==> flow/design.v <==
module mux2 #(parameter width = 16)
(
input sel,
input [width-1:0] a, b,
output logic [width-1:0] f
);
always_comb
begin
if (sel == 0)
f = a;
else
f = b;
end
endmodule
module mux4 #(parameter width = 16)
(
input [1:0] sel,
input [width-1:0] a, b, c, d,
output logic [width-1:0] f
);
always_comb
begin
if (sel == 2'b00)
f = a;
else if (sel == 2'b01)
f = b;
else if (sel == 2'b10)
f = c;
else
f = d;
end
endmodule
module register #(parameter width = 16)
(
    input clk,
    input load,
    input [width-1:0] in,
    output logic [width-1:0] out
);
logic [width-1:0] data;
always_ff @(posedge clk)
begin
    if (load)
    begin
        data <= in;
    end
end
always_comb
begin
    out = data;
end
endmodule
module array #(parameter width = 128, parameter has_reset = 0)
(
    input clk,
    input rst,
    input write,
    input logic [2:0] index,
    input [width-1:0] datain,
    output logic [width-1:0] dataout
);
logic [width-1:0] data [7:0];
always_ff @(posedge clk)
begin
    if (has_reset && rst)
    begin
        for (int i = 0; i < 8; i++)
        begin
            data[i] <= '0;
        end
    end
    else if (write == 1)
    begin
        data[index] <= datain;
    end
end
assign dataout = data[index];
endmodule
module cpudatainmux
(
	input [15:0] cpu_sel,
	input logic [127:0] dat_o_cpu,
	input logic [127:0] dat_i_cpu,
	output logic [127:0] cpudatainmux_out
);
mux2 #(.width (8)) cpudatainmux0
(
	.sel(cpu_sel[0]),
	.a(dat_o_cpu[7:0]), 
	.b(dat_i_cpu[7:0]),
	.f(cpudatainmux_out[7:0])
);
mux2 #(.width (8)) cpudatainmux1
(
	.sel(cpu_sel[1]),
	.a(dat_o_cpu[15:8]), 
	.b(dat_i_cpu[15:8]),
	.f(cpudatainmux_out[15:8])
);
mux2 #(.width (8)) cpudatainmux2
(
	.sel(cpu_sel[2]),
	.a(dat_o_cpu[23:16]), 
	.b(dat_i_cpu[23:16]),
	.f(cpudatainmux_out[23:16])
);
mux2 #(.width (8)) cpudatainmux3
(
	.sel(cpu_sel[3]),
	.a(dat_o_cpu[31:24]), 
	.b(dat_i_cpu[31:24]),
	.f(cpudatainmux_out[31:24])
);
mux2 #(.width (8)) cpudatainmux4
(
	.sel(cpu_sel[4]),
	.a(dat_o_cpu[39:32]), 
	.b(dat_i_cpu[39:32]),
	.f(cpudatainmux_out[39:32])
);
mux2 #(.width (8)) cpudatainmux5
(
	.sel(cpu_sel[5]),
	.a(dat_o_cpu[47:40]), 
	.b(dat_i_cpu[47:40]),
	.f(cpudatainmux_out[47:40])
);
mux2 #(.width (8)) cpudatainmux6
(
	.sel(cpu_sel[6]),
	.a(dat_o_cpu[55:48]), 
	.b(dat_i_cpu[55:48]),
	.f(cpudatainmux_out[55:48])
);
mux2 #(.width (8)) cpudatainmux7
(
	.sel(cpu_sel[7]),
	.a(dat_o_cpu[63:56]), 
	.b(dat_i_cpu[63:56]),
	.f(cpudatainmux_out[63:56])
);
mux2 #(.width (8)) cpudatainmux8
(
	.sel(cpu_sel[8]),
	.a(dat_o_cpu[71:64]), 
	.b(dat_i_cpu[71:64]),
	.f(cpudatainmux_out[71:64])
);
mux2 #(.width (8)) cpudatainmux9
(
	.sel(cpu_sel[9]),
	.a(dat_o_cpu[79:72]), 
	.b(dat_i_cpu[79:72]),
	.f(cpudatainmux_out[79:72])
);
mux2 #(.width (8)) cpudatainmux10
(
	.sel(cpu_sel[10]),
	.a(dat_o_cpu[87:80]), 
	.b(dat_i_cpu[87:80]),
	.f(cpudatainmux_out[87:80])
);
mux2 #(.width (8)) cpudatainmux11
(
	.sel(cpu_sel[11]),
	.a(dat_o_cpu[95:88]), 
	.b(dat_i_cpu[95:88]),
	.f(cpudatainmux_out[95:88])
);
mux2 #(.width (8)) cpudatainmux12
(
	.sel(cpu_sel[12]),
	.a(dat_o_cpu[103:96]), 
	.b(dat_i_cpu[103:96]),
	.f(cpudatainmux_out[103:96])
);
mux2 #(.width (8)) cpudatainmux13
(
	.sel(cpu_sel[13]),
	.a(dat_o_cpu[111:104]), 
	.b(dat_i_cpu[111:104]),
	.f(cpudatainmux_out[111:104])
);
mux2 #(.width (8)) cpudatainmux14
(
	.sel(cpu_sel[14]),
	.a(dat_o_cpu[119:112]), 
	.b(dat_i_cpu[119:112]),
	.f(cpudatainmux_out[119:112])
);
mux2 #(.width (8)) cpudatainmux15
(
	.sel(cpu_sel[15]),
	.a(dat_o_cpu[127:120]), 
	.b(dat_i_cpu[127:120]),
	.f(cpudatainmux_out[127:120])
);
endmodule
module cache_datapath
(
    input clk,
    input rst,
    input logic [15:0] adr_i_cpu_in,
	 input way0_write,
	 input v0_write,
	 input v0_in,
	 input dirty0_write,
	 input dirty0_in,
	 input way1_write,
	 input v1_write,
	 input v1_in,
	 input dirty1_write,
	 input dirty1_in,
	 input lru_write,
	 input lru_in,
	 output logic lru_out,
	 input datainmux_sel,
	 input memaddrmux_sel,
	 output logic dirty,
	 output logic hit,
	 output logic hit0,
	 output logic [127:0] dat_o_cpu,
	 input [15:0] cpu_sel,
	 input logic [127:0] dat_i_cpu_in,
	 output logic [127:0] dat_o_mem,
	 output logic [15:0] adr_o_mem,
	 input logic [127:0] dat_i_mem,
	 input load_mar,
	 input load_mdr,
	 input reginmux_sel,
	 input addrregmux_sel
);
logic [127:0] datainmux_out;
logic [127:0] data0_out;
logic [8:0] tag0_out;
logic valid0_out;
logic dirty0_out;
logic comp0_out;
logic [127:0] data1_out;
logic [8:0] tag1_out;
logic [8:0] tagmux_out;
logic valid1_out;
logic dirty1_out;
logic comp1_out;
logic hit1;
logic [15:0] write_back_addr;
logic [127:0] cpudatainmux_out;
logic [15:0] memaddrmux_out;
logic [127:0] memdatamux_out;
logic [15:0] adr_i_cpu;
logic [127:0] dat_i_cpu;
logic [15:0] mar_in;
logic [15:0] mar_out;
assign hit0 = (adr_i_cpu_in[15:7] == tag0_out) & valid0_out;
assign hit1 = (adr_i_cpu_in[15:7] == tag1_out) & valid1_out;
assign hit = hit0 | hit1;
assign write_back_addr = {tagmux_out,adr_i_cpu_in[6:4],4'b0000};
assign adr_o_mem = mar_out;
array #(.width(128)) data0
(
    .clk(clk),
    .rst(rst),
    .write(way0_write),
    .index(adr_i_cpu[6:4]),
    .datain(datainmux_out),
    .dataout(data0_out)
);
array #(.width(9)) tag0
(
    .clk(clk),
    .rst(rst),
    .write(way0_write),
    .index(adr_i_cpu[6:4]),
    .datain(adr_i_cpu[15:7]),
    .dataout(tag0_out)
);
array #(.width(1), .has_reset(1)) valid0
(
    .clk(clk),
    .rst(rst),
    .write(v0_write),
    .index(adr_i_cpu[6:4]),
    .datain(v0_in),
    .dataout(valid0_out)
);
array #(.width(1), .has_reset(1)) dirty0
(
    .clk(clk),
    .rst(rst),
    .write(dirty0_write),
    .index(adr_i_cpu[6:4]),
    .datain(dirty0_in),
    .dataout(dirty0_out)
);
array #(.width(128)) data1
(
    .clk(clk),
    .rst(rst),
    .write(way1_write),
    .index(adr_i_cpu[6:4]),
    .datain(datainmux_out),
    .dataout(data1_out)
);
array #(.width(9)) tag1
(
    .clk(clk),
    .rst(rst),
    .write(way1_write),
    .index(adr_i_cpu[6:4]),
    .datain(adr_i_cpu[15:7]),
    .dataout(tag1_out)
);
array #(.width(1), .has_reset(1)) valid1
(
    .clk(clk),
    .rst(rst),
    .write(v1_write),
    .index(adr_i_cpu[6:4]),
    .datain(v1_in),
    .dataout(valid1_out)
);
array #(.width(1), .has_reset(1)) dirty1
(
    .clk(clk),
    .rst(rst),
    .write(dirty1_write),
    .index(adr_i_cpu[6:4]),
    .datain(dirty1_in),
    .dataout(dirty1_out)
);
array #(.width(1), .has_reset(1)) lru
(
    .clk(clk),
    .rst(rst),
    .write(lru_write),
    .index(adr_i_cpu[6:4]),
    .datain(lru_in),
    .dataout(lru_out)
);
mux2 #(.width (128)) cpudatamux
(
	.sel(hit0),
	.a(data1_out), 
	.b(data0_out),
	.f(dat_o_cpu)
);
mux2 #(.width (128)) memdatamux
(
	.sel(lru_out),
	.a(data0_out), 
	.b(data1_out),
	.f(dat_o_mem)
);
mux2 #(.width (9)) tagmux
(
	.sel(lru_out),
	.a(tag0_out), 
	.b(tag1_out),
	.f(tagmux_out)
);
mux2 #(.width (1)) dirtymux
(
	.sel(lru_out),
	.a(dirty0_out), 
	.b(dirty1_out),
	.f(dirty)
);
mux2 #(.width (128)) datainmux
(
	.sel(datainmux_sel),
	.a(dat_i_mem), 
	.b(cpudatainmux_out),
	.f(datainmux_out)
);
cpudatainmux cpudatainmux1
(
	.cpu_sel,
	.dat_o_cpu,
	.dat_i_cpu,
	.cpudatainmux_out
);
assign dat_i_cpu = dat_i_cpu_in;
register #(.width(16)) mar
(
    .clk(clk),
    .load(load_mar),
    .in(mar_in),
    .out(mar_out)
);
mux2 #(.width (16)) addrregmux
(
	.sel(addrregmux_sel),
	.a(adr_i_cpu_in), 
	.b(mar_out),
	.f(adr_i_cpu)
);
mux2 #(.width (16)) reginmux
(
	.sel(reginmux_sel),
	.a(adr_i_cpu_in), 
	.b(write_back_addr),
	.f(mar_in)
);
endmodule
module cache_control
(
	 input clk,
	 input rst,
	 output logic way0_write,
	 output logic v0_write,
	 output logic v0_in,
	 output logic dirty0_write,
	 output logic dirty0_in,
	 output logic way1_write,
	 output logic v1_write,
	 output logic v1_in,
	 output logic dirty1_write,
	 output logic dirty1_in,
	 output logic lru_write,
	 output logic lru_in,
	 input lru_out,
	 output logic datainmux_sel,
	 output logic memaddrmux_sel,
	 input dirty,
	 input hit,
	 input hit0,
	 input mem_ack,
	 input mem_rty,
	 output logic mem_cyc,
	 output logic mem_stb,
	 output logic mem_we,
	 input cpu_cyc,
	 input cpu_stb,
	 input cpu_we,
	 output logic cpu_ack,
	 output logic load_mdr,
	 output logic reginmux_sel,
	 output logic addrregmux_sel,
	 output logic load_mar
);
localparam [1:0] hit_idle   = 2'd0,
                 allocate   = 2'd1,
                 write_back = 2'd2,
                 strobe     = 2'd3;
logic [1:0] state, next_states;
always_comb
begin : state_actions
	 way0_write = 1'b0;
	 v0_write = 1'b0;
	 v0_in = 1'b0;
	 dirty0_write= 1'b0;
	 dirty0_in= 1'b0;
	 way1_write = 1'b0;
	 v1_write= 1'b0;
	 v1_in= 1'b0;
	 dirty1_write= 1'b0;
	 dirty1_in= 1'b0;
	 lru_write= 1'b0;
	 lru_in = 1'b0;
	 datainmux_sel= 1'b0;
	 memaddrmux_sel= 1'b0;
	 mem_cyc = 1'b0;
	 mem_stb = 1'b0;
	 mem_we = 1'b0;
	 cpu_ack = 1'b0;
	load_mdr = (cpu_cyc & cpu_stb);
	addrregmux_sel = 1'b0;
	 case(state)
		hit_idle: begin
			if (cpu_cyc & cpu_stb  & hit ) begin
				if (hit0) begin
					lru_in = 1;
					lru_write = 1;
				end
				else begin
					lru_in = 0;
					lru_write = 1;
				end
				if (cpu_we) begin
					datainmux_sel = 1;
					if(hit0) begin
						way0_write = 1;
						v0_write = 1;
						v0_in = 1;
						dirty0_write= 1;
						dirty0_in= 1;
					end
					else begin
						way1_write = 1;
						v1_write = 1;
						v1_in = 1;
						dirty1_write= 1;
						dirty1_in= 1;
					end
				end
				cpu_ack = 1'b1;
			end
		end
		allocate: begin
			mem_cyc = 1;
			mem_stb = 1;
			mem_we = 0;
			addrregmux_sel = 1;
			if(lru_out == 0) begin
				way0_write = 1;
				v0_write = 1;
				v0_in = 1;
				dirty0_write= 1;
				dirty0_in= 0;
			end
			else begin
				way1_write = 1;
				v1_write = 1;
				v1_in = 1;
				dirty1_write= 1;
				dirty1_in= 0;
			end
		end
		write_back: begin
		addrregmux_sel = 1;
			memaddrmux_sel = 1;
			mem_we = 1;
			mem_cyc = 1;
			mem_stb = 1;
		end
		strobe: begin
			mem_cyc = 0;
			mem_stb = 0;
		end
		default:  ;
	endcase
end
always_comb
begin : next_state_logic
	  next_states = state;
	  reginmux_sel = 0;
	  load_mar = 0;
	  case(state)
		hit_idle:	
			if(cpu_cyc & cpu_stb) begin
					if(hit == 1) next_states = hit_idle;
						else begin 
							load_mar = 1;
							if(dirty == 0) 
							begin
								next_states = allocate;
							end
							else 
							begin
								next_states = write_back;
								reginmux_sel = 1;
							end
						end
			end
		allocate: if (mem_ack == 0) next_states = allocate;
						else next_states = hit_idle;
		write_back: if (mem_ack == 0) next_states = write_back;
						else next_states = strobe;
		strobe: begin
			load_mar = 1;
			next_states = allocate;
		end
	endcase
end
always_ff @(posedge clk)
begin: next_state_assignment
	 if (rst)
		state <= hit_idle;
	 else
		state <= next_states;
end
endmodule
module cache
(
    input clk,
    input rst,
    input  [11:0]  cpu_adr,
    input  [127:0] cpu_dat_m,
    input  [15:0]  cpu_sel,
    input          cpu_cyc,
    input          cpu_stb,
    input          cpu_we,
    output [127:0] cpu_dat_s,
    output         cpu_ack,
    output         cpu_rty,
    output [11:0]  mem_adr,
    output [127:0] mem_dat_m,
    output [15:0]  mem_sel,
    output         mem_cyc,
    output         mem_stb,
    output         mem_we,
    input  [127:0] mem_dat_s,
    input          mem_ack,
    input          mem_rty
);
logic way0_write;
logic v0_write;
logic v0_in;
logic dirty0_write;
logic dirty0_in;
logic way1_write;
logic v1_write;
logic v1_in;
logic dirty1_write;
logic dirty1_in;
logic lru_write;
logic lru_in;
logic lru_out;
logic datainmux_sel;
logic memaddrmux_sel;
logic dirty;
logic hit;
logic hit0;
logic load_mar;
logic load_mdr;
logic [15:0] adr_i_cpu;
logic [15:0] adr_o_mem;
logic reginmux_sel;
logic addrregmux_sel;
assign cpu_rty = cpu_stb & cpu_cyc & (!cpu_ack);
assign adr_i_cpu = {cpu_adr,4'b0000};
assign mem_sel = 16'b1111111111111111;
assign mem_adr = adr_o_mem[15:4];
cache_control cache_controller
(
	 .clk(clk),
	 .rst(rst),
	 .way0_write,
	 .v0_write,
	 .v0_in,
	 .dirty0_write,
	 .dirty0_in,
	 .way1_write,
	 .v1_write,
	 .v1_in,
	 .dirty1_write,
	 .dirty1_in,
	 .lru_write,
	 .lru_in,
	 .lru_out,
	 .datainmux_sel,
	 .memaddrmux_sel,
	 .dirty,
	 .hit,
	 .hit0,
	 .mem_ack,
	 .mem_rty,
	 .mem_cyc,
	 .mem_stb,
	 .mem_we,
	 .cpu_cyc,
	 .cpu_stb,
	 .cpu_we,
	 .cpu_ack,
	 .load_mar,
	 .load_mdr,
	 .reginmux_sel,
	 .addrregmux_sel
);
cache_datapath cache_datapath1
(
    .clk(clk),
    .rst(rst),
    .adr_i_cpu_in(adr_i_cpu),
	 .way0_write,
	 .v0_write,
	 .v0_in,
	 .dirty0_write,
	 .dirty0_in,
	 .way1_write,
	 .v1_write,
	 .v1_in,
	 .dirty1_write,
	 .dirty1_in,
	 .lru_write,
	 .lru_in,
	 .lru_out,
	 .datainmux_sel,
	 .memaddrmux_sel,
	 .dirty,
	 .hit,
	 .hit0,
	 .dat_o_cpu(cpu_dat_s),
	 .cpu_sel,
	 .dat_i_cpu_in(cpu_dat_m),
	 .dat_o_mem(mem_dat_m),
	 .adr_o_mem,
	 .dat_i_mem(mem_dat_s),
	 .load_mar,
	 .load_mdr,
	 .reginmux_sel,
	 .addrregmux_sel
);
endmodule
--- tool output ---
======== Step by step through the tools: cache ========
Tool output for the design above before and after an edit, in the order of the flow.
Lines under "original" count in the file above, lines under "edited" in the edited file.
"change": "edited" minus "original" as printed here. "relative change": 100 x difference / "original".
Operators carry their Yosys type and port widths (W data, S select, Z words).
Library cell names are shortened.
Not given: -
design
  top ..................................... cache
  clock ................................... clk
  cell library ............................ sky130hd
  corner .................................. tt_025C_1v80

======== The edit ========
Unified diff, file above to edited file.
The edit is scripted: it alters the design's behaviour and was not made to optimise anything.
begin of diff
@@ -359,4 +359,5 @@
 	.f(tagmux_out)
 );
+wire dirty_m, dirty_s;
 mux2 #(.width (1)) dirtymux
 (
@@ -364,6 +365,8 @@
 	.a(dirty0_out), 
 	.b(dirty1_out),
-	.f(dirty)
-);
+	.f(dirty_m)
+);
+mux2 #(.width (1)) dirtymux_b (.sel(~lru_out), .a(dirty0_out), .b(dirty1_out), .f(dirty_s));
+assign dirty = dirty_m ^ dirty_s;
 mux2 #(.width (128)) datainmux
 (
end of diff

======== Elaborated design ========
Source: Yosys, flattened and elaborated, memories not mapped. Widths are those after wreduce. Registers that Yosys merges into a memory's read port (data or address) are not register bits. Print and check cells do not count. Equal cells are merged and count once.
Yosys's memory passes give these memory sizes; they may raise the number of words (mostly to a power of two), join words into wider ones and drop unused or constant bits.
word-level totals
  element                    original  edited  change  relative change (%)
  memory cells               9         9       0       0.00
  bits in writable memories  2232      2232    0       0.00
  word-level cells           125       127     +2      +1.60
  output and inout bits      289       289     0       0.00
  bits in registers          18        18      0       0.00
  input bits                 291       291     0       0.00
cells by class
  element                           original  edited  change  relative change (%)
  mux-type cells                    93        94      +1      +1.08
  reductions and logical operators  9         9       0       0.00
  bitwise logic cells               6         7       +1      +16.67
  equal/unequal tests               6         6       0       0.00
operators with widths
  operator                      original  edited  change  relative change (%)
  $mux W1                       40        41      +1      +2.50
  $xor A1 B1 Y1                 0         1       +1      -
  $mux W8                       16        16      0       0.00
  $mux W3                       8         8       0       0.00
  $pmux W1 S2                   8         8       0       0.00
  $mux W128                     7         7       0       0.00
  $and A1 B1 Y1                 5         5       0       0.00
  $mux W9                       5         5       0       0.00
  $mux W2                       3         3       0       0.00
  $pmux W1 S3                   3         3       0       0.00
  $reduce_or A2 Y1              3         3       0       0.00
  $eq A2 B2 Y1 const B          2         2       0       0.00
  $eq A9 B9 Y1                  2         2       0       0.00
  $logic_and A32 B1 Y1 const A  2         2       0       0.00
  $mux W16                      2         2       0       0.00
  $reduce_or A3 Y1              2         2       0       0.00
  $eq A2 B1 Y1 const B          1         1       0       0.00
  $logic_not A1 Y1              1         1       0       0.00
  $logic_not A2 Y1              1         1       0       0.00
  $ne A2 B1 Y1 const B          1         1       0       0.00
  $or A1 B1 Y1                  1         1       0       0.00
  $pmux W2 S4                   1         1       0       0.00

======== Longest topological paths ========
Longest topological path by Yosys (ltp), each cell counted once; first at word level (registers and memories cut), then after technology mapping (sequential cells cut; the memories' decode and read muxes count).
logic depth
  element                       original  edited  change  relative change (%)
  depth after elaboration       9         9       0       0.00
  ABC_AREA                      0         0       -       -
  mapped depth                  19        18      -1      -5.26
  mapped depth without buffers  13        11      -2      -15.38

======== Synthesis result ========
Yosys stat after the flow's synthesis: flattened, memories mapped to cells. It holds for the ABC_AREA given above (unset counts as 0); a run with the other value may have another netlist.
cell types
  cell      original  edited  change  relative change (%)
  a22oi_1   442       161     -281    -63.57
  a21oi_1   264       455     +191    +72.35
  buf_2     311       143     -168    -54.02
  nand2b_1  2         146     +144    +7200.00
  o31ai_4   18        121     +103    +572.22
  a222oi_1  121       218     +97     +80.17
  mux2i_1   218       123     -95     -43.58
  inv_1     164       71      -93     -56.71
  nor2_1    2360      2276    -84     -3.56
  clkbuf_1  419       502     +83     +19.81
  a211oi_1  79        157     +78     +98.73
  o311ai_0  78        0       -78     -100.00
  and2_1    56        126     +70     +125.00
  o31ai_2   67        0       -67     -100.00
  a31oi_1   30        96      +66     +220.00
  nand3_1   13        73      +60     +461.54
  a22o_1    153       95      -58     -37.91
  nor3_1    96        150     +54     +56.25
Not every row of either side is listed.
synthesis totals
  element                            original   edited     change      relative change (%)
  buffer cells                       885        859        -26         -2.94
  sequential part of the area (mm²)  0.0673046  0.0673046  0.0000000   0.00
  mapped flip-flops                  2248       2248       0           0.00
  cell count                         8550       8485       -65         -0.76
  cell area after synthesis (mm²)    0.1017301  0.1020153  +0.0002852  +0.28
By module: a second synthesis without flattening, with its own total; a netlist apart from the flattened one above.
second synthesis, totals
  element                                        original   edited     change      relative change (%)
  cells (unflattened synthesis)                  7520       7523       +3          +0.04
  area total of the unflattened synthesis (mm²)  0.1091121  0.1091459  +0.0000338  +0.03
Each row is one instance without its submodules.
by module, original
  module                cells  sequential area (mm²)  times used  area (mm²)
  array #(width=128)    3072   0.0307495              2           0.04561
  array #(width=9)      226    0.0021621              2           0.0033432
  mux2 #(width=128)     142    0                      3           0.0016191
  array                 40     0.0002402              5           0.0004792
  mux2 #(width=8)       9      0                      16          0.0001314
  mux2 #(width=16)      18     0                      2           0.000249
  register #(width=16)  16     0.0004805              1           0.0004805
  cache_control         46     0.0000801              1           0.0003641
  cache_datapath        26     0                      1           0.0002102
  mux2 #(width=9)       10     0                      1           0.0001464
  cache                 19     0                      1           0.0001364
  mux2 #(width=1)       1      0                      1           0.000015
  cpudatainmux          0      0                      1           0
by module, edited
  module                cells  sequential area (mm²)  times used  area (mm²)
  array #(width=128)    3072   0.0307495              2           0.04561
  array #(width=9)      226    0.0021621              2           0.0033432
  mux2 #(width=128)     142    0                      3           0.0016191
  array                 40     0.0002402              5           0.0004792
  mux2 #(width=8)       9      0                      16          0.0001314
  mux2 #(width=16)      18     0                      2           0.000249
  register #(width=16)  16     0.0004805              1           0.0004805
  cache_control         46     0.0000801              1           0.0003641
  cache_datapath        28     0                      1           0.000229
  mux2 #(width=9)       10     0                      1           0.0001464
  cache                 19     0                      1           0.0001364
  mux2 #(width=1)       1      0                      2           0.000015
  cpudatainmux          0      0                      1           0

======== Timing after synthesis ========
Source: OpenSTA report_checks on the synthesized netlist (no wires, ideal clock, input and output delay 20% of the period each), path of least setup slack; recovery checks are left aside. Register names are those of the netlist, which keeps one name where synthesis merged equal registers.
timing post-synthesis
  element                            original                                 edited                                   change  relative change (%)
  path type                          input to register                        input to register                        -       -
  start point                        input cpu_adr[0]                         input cpu_adr[1]                         -       -
  end point                          memory cache_datapath1.data1.data[5][0]  memory cache_datapath1.data1.data[1][0]  -       -
  setup time (ns)                    0.490                                    0.490                                    0.000   -
  slack (ns)                         0.146                                    -0.423                                   -0.569  -
  driving pins on the path           14                                       16                                       +2      +14.29
  required time (ns)                 7.010                                    7.010                                    0.000   0.00
  delay of the path (ns)             5.854                                    6.423                                    +0.569  +9.72
  arrival (ns)                       6.864                                    7.433                                    +0.569  +8.29
  launch time at the first pin (ns)  1.500                                    1.500                                    0.000   0.00
  clock period (ns)                  7.5                                      7.5                                      0.0     0.00
  path buffers                       4                                        6                                        +2      +50.00
  external input delay (ns)          1.500                                    1.500                                    0.000   0.00
  synthesis period reached (ns)      7.354                                    7.923                                    +0.569  +7.74
"delay of the path" is the arrival time less input delay plus setup time.
"driving pins on the path": output pins that drive a net of the path, with the launching flip-flop's if there is one; two outputs of one cell count as two.
"synthesis period reached" is the clock period less the worst setup slack; recovery checks do not enter. This is arithmetic on one report: input and output delays are still those of the set period (20% each).
between the ends, post-synthesis, original
  cells stage by stage .................... o21ai_1 clkbuf_1 and3_1 a211oi_1 or4_1 xnor2_1 nor3_2 nand3_1 buf_2 o41ai_4 nand2_1 clkbuf_1 buf_2 inv_1
ends and longest elaborated chain, post-synthesis, original
  element      RTL line  text
  from (decl)  577       input  [11:0]  cpu_adr,
  to (decl)    62        logic [width-1:0] data [7:0];
original: No chain of elaborated cells between the ends is given.
between the ends, post-synthesis, edited
  cells stage by stage .................... clkbuf_1 o22a_1 a21o_1 buf_2 buf_2 o221ai_1 a211o_1 xnor2_1 or4b_4 nor4b_4 a32o_1 buf_4 nand2_1 buf_2 buf_2 inv_1
ends and longest elaborated chain, post-synthesis, edited
  element      RTL line  text
  from (decl)  580       input  [11:0]  cpu_adr,
  to (decl)    62        logic [width-1:0] data [7:0];
edited: No chain of elaborated cells between the ends is given.

======== Timing after layout ========
From the final timing report of each run of pair 1: the path of least setup slack in the routed layout; clock arrival at registers is part of the times.
timing after layout
  element                            original          edited            change  relative change (%)
  path type                          input to output   input to output   -       -
  start point                        input cpu_adr[1]  input cpu_adr[2]  -       -
  end point                          output cpu_ack    output cpu_ack    -       -
  slack (ns)                         0.22              0.26              +0.04   -
  path buffers                       3                 5                 +2      +66.67
  driving pins on the path           13                14                +1      +7.69
  clock period (ns)                  7.2               7.2               0.0     0.00
  launch time at the first pin (ns)  1.44              1.44              0.00    0.00
  arrival (ns)                       5.54              5.50              -0.04   -0.72
  external input delay (ns)          1.44              1.44              0.00    0.00
  output delay (ns)                  1.44              1.44              0.00    0.00
  required time (ns)                 5.76              5.76              0.00    0.00
Between the ends stands the longest chain of elaborated cells between them, by number of cells; it is not shown to be the way that was timed. Of several equally long chains one is given.
A line is the first line of the expression or statement that the cell stems from. Yosys adds cells for indexed reads and writes and turns some case tables into memories.
The chain passes a memory read, where the word-level depth is cut; so it can be longer than that depth.
between the ends, after layout, original
  cells stage by stage .................... clkdlybuf4s50_1 nand2b_2 o21a_2 buf_4 a211oi_1 a2111o_1 xnor2_1 nor3_2 nand3_4 o21ai_4 nand2_2 inv_1 clkdlybuf4s50_1
  length of the longest elaborated chain .. 8
  elaborated cells on any way between the ends .. 13
  source lines of those cells ............. 7
  classes of those cells .................. eq/ne (2); mux (3); logic (4); memory (4)
ends and longest elaborated chain, after layout, original
  element        RTL line  text
  from (decl)    577       input  [11:0]  cpu_adr,
  $mux W16       9         if (sel == 0)
  $mem_v2 Z8 W9  62        logic [width-1:0] data [7:0];
  $eq A9 B9 Y1   254       assign hit0 = (adr_i_cpu_in[15:7] == tag0_out) & valid0_out;
  $and A1 B1 Y1  254
  $or A1 B1 Y1   256       assign hit = hit0 | hit1;
  $and A1 B1 Y1  470       if (cpu_cyc & cpu_stb & hit ) begin
  $mux W1        470
  $pmux W1 S2    468       case(state)
  to (decl)      584       output         cpu_ack,
between the ends, after layout, edited
  cells stage by stage .................... clkdlybuf4s50_1 buf_4 o22a_1 buf_4 a21oi_4 buf_4 nand3_1 and4_1 nor2_1 nand2_1 nor4b_4 or2_2 and2_2 clkdlybuf4s50_1
  length of the longest elaborated chain .. 8
  elaborated cells on any way between the ends .. 13
  source lines of those cells ............. 7
  classes of those cells .................. eq/ne (2); mux (3); logic (4); memory (4)
ends and longest elaborated chain, after layout, edited
  element        RTL line  text
  from (decl)    580       input  [11:0]  cpu_adr,
  $mux W16       9         if (sel == 0)
  $mem_v2 Z8 W9  62        logic [width-1:0] data [7:0];
  $eq A9 B9 Y1   254       assign hit0 = (adr_i_cpu_in[15:7] == tag0_out) & valid0_out;
  $and A1 B1 Y1  254
  $or A1 B1 Y1   256       assign hit = hit0 | hit1;
  $and A1 B1 Y1  473       if (cpu_cyc & cpu_stb & hit ) begin
  $mux W1        473
  $pmux W1 S2    471       case(state)
  to (decl)      587       output         cpu_ack,

======== Measured runs ========
Runs of the flow (Yosys, OpenROAD) on both versions; the two runs of a pair have the same settings. The constraints put input and output delay at 20% of the set period each and load the outputs with 0.01 pF.
settings, pair 1
  CORE_UTILIZATION ........................ 40
  PLACE_DENSITY ........................... 0.6
  SETUP_SLACK_MARGIN ...................... 0.2
  period_ns ............................... 7.2
  CAP_MARGIN .............................. 20
  CORE_MARGIN ............................. 2
  SLEW_MARGIN ............................. 20
measured results, pair 1
  element                                    original   edited     change      relative change (%)
  worst hold slack in the final report (ns)  0.452      0.465      +0.013      -
  period achieved (ns)                       6.984      6.939      -0.045      -0.64
  standard-cell area after layout (mm²)      0.120851   0.120876   +0.000025   +0.02
  power (µW)                                 28419      29723      +1304       +4.59
  total negative slack on setup checks (ns)  0.000      0.000      0.000       -
  setup slack of the worst path (ns)         0.216      0.261      +0.045      -
  synthesized cell area (mm²)                0.1017301  0.1020153  +0.0002852  +0.28
  die size (mm²)                             0.258374   0.259096   +0.000722   +0.28
  final utilization (%)                      47.7       47.6       -0.1        -
settings, pair 2
  CELL_PAD_IN_SITES_DETAIL_PLACEMENT ...... 1
  CELL_PAD_IN_SITES_GLOBAL_PLACEMENT ...... 0
  CORE_ASPECT_RATIO ....................... 1.57
  CORE_UTILIZATION ........................ 33
  CTS_CLUSTER_DIAMETER .................... 34
  MAX_ROUTING_LAYER ....................... met5
  PLACE_DENSITY_LB_ADDON .................. 0.0
  SETUP_SLACK_MARGIN ...................... 2.12
  period_ns ............................... 8.52
  CAP_MARGIN .............................. 20
  CORE_MARGIN ............................. 2
  SLEW_MARGIN ............................. 20
measured results, pair 2
  element                                    original   edited     change      relative change (%)
  worst hold slack in the final report (ns)  0.467      0.469      +0.002      -
  period achieved (ns)                       6.542      6.683      +0.141      +2.16
  standard-cell area after layout (mm²)      0.132799   0.134094   +0.001295   +0.98
  power (µW)                                 30743      31598      +855        +2.78
  total negative slack on setup checks (ns)  0.000      0.000      0.000       -
  setup slack of the worst path (ns)         1.978      1.837      -0.141      -
  synthesized cell area (mm²)                0.1017301  0.1020153  +0.0002852  +0.28
  die size (mm²)                             0.312842   0.313712   +0.000870   +0.28
  final utilization (%)                      43.3       43.6       +0.3        -
"period achieved" means the clock period less the worst setup slack. The figure is calculated, with input and output delays left at 20% of the set period.
"power" is the tool's figure for a default switching activity; nothing was simulated.
--- end ---
